==> flow/design.v <==
module datapath #(parameter P_WIDTH=32)(
	input [P_WIDTH-1:0] input_a,
	input [P_WIDTH-1:0] input_b,
	input clk,
	input rst,
	output [P_WIDTH-1:0] out
	);
wire [P_WIDTH-1:0] mult_result;
wire [P_WIDTH-1:0] adder_out;
reg [P_WIDTH-1:0] adder_out_reg;
assign mult_result = input_a * input_b;
assign adder_out  = adder_out_reg + mult_result;
assign out = adder_out_reg;
always @(posedge clk)
 if (rst ==1) 
	adder_out_reg <= adder_out;
 else
	adder_out_reg <= 0;
endmodule
module controller #(parameter P_ADDR_WIDTH=8, parameter P_COUNT=100)(
	input clk,
	input rst,
	output reg out_rst,
	output reg ce_0,
	output reg ce_1,
	output reg we_0,
	output reg we_1,
	input  [P_ADDR_WIDTH-1:0] cjob_offset,
	output [P_ADDR_WIDTH-1:0] address_0,
	output [P_ADDR_WIDTH-1:0] address_1,
	input fin_buf_empty,
	output reg fin_rd_en,
	input fout_buf_full,
	output reg fout_wr_en,
	output reg cjob_load_en,
	output reg cjob_out_en
);
parameter IDLE= 7'b0000001,JOB_LOAD= 7'b0000010,  PREP=7'b0000100, PROCESSING = 7'b0001000, WRITE_BACK=7'b0010000, WAIT_Q=7'b0100000, WRITE_Q=7'b1000000;
reg [6:0] curr_state;
reg [6:0] next_state;
reg [P_ADDR_WIDTH-1:0] counter;
reg [P_ADDR_WIDTH-1:0] offset;
always @(curr_state,fin_buf_empty,counter,fout_buf_full)
begin
	next_state=5'b00000;
	case (curr_state)	
		IDLE:
			if(!fin_buf_empty)
				next_state=IDLE;
			else
				next_state=JOB_LOAD;
		JOB_LOAD:
			next_state=PREP;
		PREP:
			next_state=PROCESSING;
		PROCESSING:
			if(counter<P_COUNT-1+offset)			
				next_state = PROCESSING;
			else
				next_state = WRITE_BACK;
		WRITE_BACK:
			next_state=WAIT_Q;
		WAIT_Q:
			if(!fout_buf_full)
				next_state=WAIT_Q;
			else
				next_state=WRITE_Q;
		WRITE_Q:
			next_state=IDLE;
		default:
			next_state=IDLE;
	endcase
end
always @(posedge clk)       
begin
	if(rst==1)
		curr_state <= IDLE;
	else
		curr_state <= next_state;
end
always @(posedge clk)       
begin
	case(curr_state)
		IDLE:	begin
			out_rst<=0;
			ce_0<=0;
			ce_1<=0;
			we_0<=0;
			we_1<=0;
			counter <= 0;
			fin_rd_en<=0;
			fout_wr_en<=0;
			cjob_load_en<=0;
			cjob_out_en<=0;
			offset<=0;
			end
		JOB_LOAD:
			begin
			fin_rd_en<=1;
			cjob_load_en<=1;
			end
		PREP:
			begin
			fin_rd_en<=0;
			ce_0<=1;
			ce_1<=1;
			we_0<=0;
			we_1<=0;
			cjob_load_en<=0;
			counter<=cjob_offset;
			offset<=cjob_offset;
			end
		PROCESSING:
			begin
			cjob_load_en<=0;
			out_rst<=1;
			counter<= counter+1;
			end
		WRITE_BACK:
			begin
			ce_1<=0;
			we_0<=1;
			counter<=counter+P_COUNT;
			end
		WAIT_Q:
			begin
			ce_0<=0;
			counter<=0;
			cjob_out_en<=1;
			end
		WRITE_Q:
			begin
			fout_wr_en<=1;
			cjob_out_en<=1;
			end
		default:
			begin
			end
	endcase
end
assign address_0 = counter<<2;
assign address_1 = (counter+P_COUNT)<<2;
endmodule
module cjob_register #(parameter P_ADDR_WIDTH=16)
(
	input clk,
	input rst,
	input load,
	input out_en,
	input [(3+2+16)-1:0] data_in,
	output reg [(3+2+16)-1:0] data_out
);
reg [(3+2+16)-1:0] current_job;
always @(posedge clk) begin
	if(rst) begin
		data_out = 0;
		current_job = 0;
	end
	else begin
		if (load) current_job = data_in;
		if(out_en) data_out = current_job;
    end
end
endmodule
module dot_product (
	input ap_clk,
	input ap_rst,
	output [16-1:0]  	memory_Addr_A,
	output 						memory_EN_A,
	output 						memory_WEN_A,
	output [32-1:0]	memory_Din_A,
	input  [32-1:0] 	memory_Dout_A,
	output [16-1:0]  	memory_Addr_B,
	output 						memory_EN_B,
	output 						memory_WEN_B,
	output [32-1:0]	memory_Din_B,
	input  [32-1:0] 	memory_Dout_B,
	input 						fifo_in_empty_n,
	input  [(3+2+16)-1:0]	fifo_in_dout,
	output 						fifo_in_read,
	input 						fifo_out_full_n,
	output 						fifo_out_write,
	output [(3+2+16)-1:0]	fifo_out_din
);
	wire 						internal_rst;
	wire 						cjob_load_en;
	wire 						cjob_out_en;
	wire [16-1:0] 		job_offset;
datapath #(32) dp(
	.input_a(memory_Dout_A), 
	.input_b(memory_Dout_B), 
	.clk(ap_clk), 
	.rst(internal_rst), 
	.out(memory_Din_A)
);
controller #(16, 100) ctrl(
	.clk(ap_clk),
	.rst(ap_rst),
	.out_rst(internal_rst),
	.ce_0(memory_EN_A),
	.ce_1(memory_EN_B),
	.we_0(memory_WEN_A),
	.we_1(memory_WEN_B),
	.cjob_offset(job_offset),
	.address_0(memory_Addr_A),
	.address_1(memory_Addr_B),
	.fin_buf_empty(fifo_in_empty_n),
	.fin_rd_en(fifo_in_read),
	.fout_buf_full(fifo_out_full_n),
	.fout_wr_en(fifo_out_write),
	.cjob_load_en(cjob_load_en),
	.cjob_out_en(cjob_out_en)
);
cjob_register cjob_reg(
	.clk(ap_clk),
	.rst(ap_rst),
	.load(cjob_load_en),
	.out_en(cjob_out_en),
	.data_in(fifo_in_dout),
	.data_out(fifo_out_din)
);
assign job_offset = fifo_in_dout[16-1:0];
assign memory_Din_B = 0;
endmodule
Reports on dot_product. What the tools print for dot_product, step after step. Line numbers count from 1 in the design file above. Library cell names are shortened. A cell with -- has no value.

Top: dot_product. Clock input: ap_clk. Standard-cell library: sky130hd. Library corner: tt_025C_1v80.

Elaborated design. Counts by Yosys on the flattened word-level netlist (proc, flatten, opt, wreduce; memories kept). Register bits leave out memories and registers merged into their read ports (data or address). Print and check cells are left out.

The figure for bits in registers is 121. Under latch bits stands 0. Under RAM bits stands 0. The entry for memory bits (read-only) reads 0. The figure for word width x clocked read ports is 0. For memories the number is 0. Bits of input ports: 89. The figure for output and inout port bits is 123.

Under add/subtract/negate cells stands 4. The figure for multiply operators is 1. The entry for div/mod/pow operators reads 0. Magnitude comparators: 1. Under equal/unequal tests stands 7. The figure for shift-type cells is 0. The figure for muxes and demuxes is 15. Bitwise operators: 0. The figure for reductions and logical operators is 15.

Operator list (number): 32-bit by 32-bit multiplier with 32-bit output (1); 16-bit parallel mux with 4-bit select (1); 7-bit parallel mux with 6-bit select (1); 16-bit by 32-bit < comparator with 1-bit output (1); 32-bit adder (1); 16-bit parallel mux with 2-bit select (1); 21-bit 2-to-1 mux (1); 2-bit nonzero test (9); 7-bit by 16-bit adder with 17-bit output (first input constant) (1); 16-bit by 1-bit adder with 16-bit output (second input constant) (1); 16-bit by 7-bit adder with 16-bit output (second input constant) (1); 1-bit parallel mux with 2-bit select (8); 2-bit OR reduction (4); 7-bit by 1-bit equality test with 1-bit output (second input constant) (1); 7-bit by 2-bit equality test with 1-bit output (second input constant) (1); 7-bit by 3-bit equality test with 1-bit output (second input constant) (1); 7-bit by 4-bit equality test with 1-bit output (second input constant) (1); 7-bit by 5-bit equality test with 1-bit output (second input constant) (1); 7-bit by 6-bit equality test with 1-bit output (second input constant) (1); 7-bit equality test (second input constant) (1); 7-bit 2-to-1 mux (1); 5-bit 2-to-1 mux (1); 4-bit nonzero test (1); 3-bit OR reduction (1); 2-bit 2-to-1 mux (1).

Logic depth. Depth = most cells in a row (Yosys ltp): at word level without a register or memory, in the mapped netlist without a sequential cell, where the memories' decode and read muxes count.

Under depth in word-level cells stands 4. Under ABC_AREA stands 1. Under mapped depth stands 32. Under mapped depth without buffers stands 30.

Netlist. Yosys stat after the flow's synthesis: flattened, memories mapped to cells. It holds for the ABC_AREA given above (unset counts as 0); a run with the other value may have another netlist.

Cells by type: fa_1 (number 438, total area 8768.41 µm²); inv_1 (number 943, total area 3.54E+03 µm²); nand2_1 (number 781, total area 2.93E+03 µm²); ha_1 (number 142, total area 1.78E+03 µm²); dfxtp_1 (number 81, total area 1.62E+03 µm²); edfxtp_1 (number 40, total area 1.2E+03 µm²); buf_4 (number 66, total area 495.475 µm²); nor2_1 (number 112, total area 420.403 µm²); nand3_1 (number 72, total area 360.346 µm²); a21oi_1 (number 69, total area 345.331 µm²); clkbuf_1 (number 84, total area 315.302 µm²); o21ai_0 (number 46, total area 230.221 µm²); xor2_1 (number 23, total area 201.443 µm²); mux2i_1 (number 19, total area 190.182 µm²); a211o_1 (number 21, total area 183.926 µm²); xnor2_1 (number 11, total area 96.342 µm²); buf_2 (number 16, total area 80.077 µm²); nand3b_1 (number 8, total area 60.058 µm²).

Not listed: further types 37, cells in them 97.

Under cells in the netlist stands 3069. The figure for mapped area is 23501.3 µm². Under sequential area stands 2822.7 µm². The entry for flip-flop cells reads 121. For buffers the number is 180.

Timing after synthesis. Path of least setup slack by OpenSTA after synthesis, without wires, with an ideal clock, recovery checks aside; 20% of the period is set as input and as output delay. Where synthesis merged equal registers, the netlist keeps one of their names.

Path type: input-to-reg. From: input memory_Dout_B[3]. To: register dp.adder_out_reg[31]. Period: 8.0 ns. The figure for setup time is 0.115 ns. Under arrival stands 7.708 ns. Slack: 0.177 ns. Under path delay stands 6.223 ns. The entry for stages on the path reads 30. Period reached after synthesis: 7.823 ns.

"path delay" is the arrival time less input delay plus setup time. "stages on the path" counts driving pins, that of a launching flip-flop among them; a cell with two outputs on the path counts twice. "period reached after synthesis" is the clock period less the worst setup slack; recovery checks do not enter. This is arithmetic on one report: input and output delays are still those of the set period (20% each). Between the ends stands the longest chain of elaborated cells between them, by number of cells; it is not shown to be the way that was timed. Of several equally long chains one is given. Each line given opens the expression or statement behind the cell; cells for indexed reads and writes are added by Yosys, which also makes memories of some case tables.

Cells stage by stage: clkbuf_1 > buf_1 > nand2_1 > inv_1 > fa_1 > fa_1 > fa_1 > inv_1 > fa_1 > inv_1 > fa_1 > inv_1 > fa_1 > inv_1 > fa_1 > inv_1 > fa_1 > inv_1 > ha_1 > a21oi_1 > o21ai_0 > inv_1 > nor2_1 > nor2_1 > nand3_1 > a21o_1 > a21oi_1 > nand3_1 > nand2_1 > nor2_1. The figure for cells in the longest elaborated chain is 2. Elaborated cells on any way between the ends: 2.

Ends and longest elaborated chain, after synthesis: start, declared (line 177) `input [32-1:0] memory_Dout_B,`; 32-bit by 32-bit multiplier with 32-bit output (line 11) `assign mult_result = input_a * input_b;`; 32-bit adder (line 12) `assign adder_out  = adder_out_reg + mult_result;`; end, assigned (line 16) `adder_out_reg <= adder_out;`; end, assigned (line 18) `adder_out_reg <= 0;`; end, declared (line 10) `reg [P_WIDTH-1:0] adder_out_reg;`.

Path in the finished layout. Path of least setup slack in the final report of record 1 (OpenROAD, finished layout, wires in). Where an end is a register, its clock arrival counts in the times.

Path type: input-to-reg. From: input memory_Dout_B[5]. To: register dp.adder_out_reg[24]. Period: 8.0 ns. The figure for setup time is 0.07 ns. Under arrival stands 7.83 ns. Slack: 0.54 ns. The entry for stages on the path reads 29.

Between the ends stands the longest chain of elaborated cells between them, by number of cells; it is not shown to be the way that was timed. Of several equally long chains one is given.

Cells stage by stage: buf_8 > buf_12 > buf_4 > nand2_2 > inv_2 > fa_2 > fa_1 > fa_1 > inv_2 > fa_1 > inv_2 > fa_1 > inv_2 > fa_1 > inv_1 > fa_1 > inv_2 > fa_1 > inv_2 > ha_4 > nand2_4 > nor2_4 > nor3b_4 > nand4_1 > nand3_2 > a21o_1 > buf_4 > o21ai_1 > a21oi_1. The figure for cells in the longest elaborated chain is 2. Elaborated cells on any way between the ends: 2.

Ends and longest elaborated chain, after layout: start, declared (line 177) `input [32-1:0] memory_Dout_B,`; 32-bit by 32-bit multiplier with 32-bit output (line 11) `assign mult_result = input_a * input_b;`; 32-bit adder (line 12) `assign adder_out  = adder_out_reg + mult_result;`; end, assigned (line 16) `adder_out_reg <= adder_out;`; end, assigned (line 18) `adder_out_reg <= 0;`; end, declared (line 10) `reg [P_WIDTH-1:0] adder_out_reg;`.

==> results <==
Settings and measured results of 4 stored flow runs for module dot_product (sky130hd), not sorted in any way. The constraints put input and output delay at 20% of the set period each and load the outputs with 0.01 pF. "period reached" means the clock period less the worst setup slack. The figure is calculated, with input and output delays left at 20% of the set period. "critical setup path time" means the part of the period allowed to the worst setup path (the constraints hold back 20% at inputs and 20% at outputs) less its slack; where the path has registers, the arrival times of their clocks count too.

Files of record 1:
==> flow/run.sh <==
#!/bin/bash
# the make line also repeats the synthesis and layout settings of config.mk as NAME=value (left out here)
make -C /OpenROAD-flow-scripts/flow DESIGN_CONFIG=/design/flow/config.mk WORK_HOME=/design/flow/orfs CLKGATE_MAP_FILE= finish
==> flow/config.mk <==
export PLATFORM = sky130hd
export DESIGN_NAME = dot_product
export DESIGN_NICKNAME = dot_product
export VERILOG_FILES = /design/flow/design.v
export SDC_FILE = /design/flow/constraint.sdc
export NUM_CORES = 4
export LEC_CHECK = 0
export ABC_AREA = 1
export CAP_MARGIN = 35
export CORE_ASPECT_RATIO = 1.07
export CORE_MARGIN = 2
export CORE_UTILIZATION = 39
export GPL_TIMING_DRIVEN = 1
export MIN_ROUTING_LAYER = met1
export PLACE_DENSITY_LB_ADDON = 0.18
export SETUP_SLACK_MARGIN = 0.72
export SLEW_MARGIN = 20
export TNS_END_PERCENT = 90
==> flow/constraint.sdc <==
create_clock -name core_clock -period 8.0 [get_ports {ap_clk}]
set_input_delay 1.6000 -clock core_clock [delete_from_list [all_inputs] [get_ports {ap_clk}]]
set_output_delay 1.6000 -clock core_clock [all_outputs]
set_load 0.01 [all_outputs]

Results of record 1. The worst hold slack after layout comes to 0.466 ns. For the period reached the run shows 7.459 ns. The critical setup path time comes to 5.86 ns. Worst setup path type: input-to-reg. The smallest setup slack stands at 0.541 ns. For the utilization the run shows 51.4%. The sum of negative setup slack comes to 0.000 ns. The standard-cell area after layout stands at 30,828.3 µm². The area of the die comes to 62,241.2 µm². The netlist area reported by Yosys comes to 23,501.3 µm².

Files of record 2:
==> flow/run.sh <==
#!/bin/bash
# the make line also repeats the synthesis and layout settings of config.mk as NAME=value (left out here)
make -C /OpenROAD-flow-scripts/flow DESIGN_CONFIG=/design/flow/config.mk WORK_HOME=/design/flow/orfs CLKGATE_MAP_FILE= finish
==> flow/config.mk <==
export PLATFORM = sky130hd
export DESIGN_NAME = dot_product
export DESIGN_NICKNAME = dot_product
export VERILOG_FILES = /design/flow/design.v
export SDC_FILE = /design/flow/constraint.sdc
export NUM_CORES = 4
export LEC_CHECK = 0
export CAP_MARGIN = 20
export CORE_MARGIN = 2
export CORE_UTILIZATION = 40
export SETUP_SLACK_MARGIN = 0.11
export SLEW_MARGIN = 20
==> flow/constraint.sdc <==
create_clock -name core_clock -period 7.92 [get_ports {ap_clk}]
set_input_delay 1.5840 -clock core_clock [delete_from_list [all_inputs] [get_ports {ap_clk}]]
set_output_delay 1.5840 -clock core_clock [all_outputs]
set_load 0.01 [all_outputs]

Results of record 2. The worst hold slack after layout comes to 0.488 ns. For the period reached the run shows 7.740 ns. The critical setup path time comes to 6.16 ns. Worst setup path type: input-to-reg. The smallest setup slack stands at 0.180 ns. For the utilization the run shows 49.7%. The sum of negative setup slack comes to 0.000 ns. The standard-cell area after layout stands at 27,355.0 µm². The area of the die comes to 57,422.5 µm². The netlist area reported by Yosys comes to 22,208.8 µm².

Files of record 3:
==> flow/run.sh <==
#!/bin/bash
# the make line also repeats the synthesis and layout settings of config.mk as NAME=value (left out here)
make -C /OpenROAD-flow-scripts/flow DESIGN_CONFIG=/design/flow/config.mk WORK_HOME=/design/flow/orfs CLKGATE_MAP_FILE= finish
==> flow/config.mk <==
export PLATFORM = sky130hd
export DESIGN_NAME = dot_product
export DESIGN_NICKNAME = dot_product
export VERILOG_FILES = /design/flow/design.v
export SDC_FILE = /design/flow/constraint.sdc
export NUM_CORES = 4
export LEC_CHECK = 0
export CAP_MARGIN = 20
export CORE_MARGIN = 2
export CORE_UTILIZATION = 40
export SLEW_MARGIN = 20
==> flow/constraint.sdc <==
create_clock -name core_clock -period 5.63 [get_ports {ap_clk}]
set_input_delay 1.1260 -clock core_clock [delete_from_list [all_inputs] [get_ports {ap_clk}]]
set_output_delay 1.1260 -clock core_clock [all_outputs]
set_load 0.01 [all_outputs]

Results of record 3. The worst hold slack after layout comes to 0.482 ns. For the period reached the run shows 7.217 ns. The critical setup path time comes to 6.09 ns. Worst setup path type: input-to-reg. The smallest setup slack stands at -1.587 ns. For the utilization the run shows 52.6%. The sum of negative setup slack comes to -25.148 ns. The standard-cell area after layout stands at 28,932.7 µm². The area of the die comes to 57,422.5 µm². The netlist area reported by Yosys comes to 22,208.8 µm².

Files of record 4:
==> flow/run.sh <==
#!/bin/bash
# the make line also repeats the synthesis and layout settings of config.mk as NAME=value (left out here)
make -C /OpenROAD-flow-scripts/flow DESIGN_CONFIG=/design/flow/config.mk WORK_HOME=/design/flow/orfs CLKGATE_MAP_FILE= finish
==> flow/config.mk <==
export PLATFORM = sky130hd
export DESIGN_NAME = dot_product
export DESIGN_NICKNAME = dot_product
export VERILOG_FILES = /design/flow/design.v
export SDC_FILE = /design/flow/constraint.sdc
export NUM_CORES = 4
export LEC_CHECK = 0
export CAP_MARGIN = 20
export CORE_ASPECT_RATIO = 0.52
export CORE_MARGIN = 2
export CORE_UTILIZATION = 57
export PLACE_DENSITY_LB_ADDON = 0.21
export SLEW_MARGIN = 20
==> flow/constraint.sdc <==
create_clock -name core_clock -period 9.51 [get_ports {ap_clk}]
set_input_delay 1.9020 -clock core_clock [delete_from_list [all_inputs] [get_ports {ap_clk}]]
set_output_delay 1.9020 -clock core_clock [all_outputs]
set_load 0.01 [all_outputs]

Results of record 4. The worst hold slack after layout comes to 0.487 ns. For the period reached the run shows 9.159 ns. The critical setup path time comes to 7.26 ns. Worst setup path type: input-to-reg. The smallest setup slack stands at 0.351 ns. For the utilization the run shows 65.0%. The sum of negative setup slack comes to 0.000 ns. The standard-cell area after layout stands at 25,110.3 µm². The area of the die comes to 40,643.0 µm². The netlist area reported by Yosys comes to 22,208.8 µm².
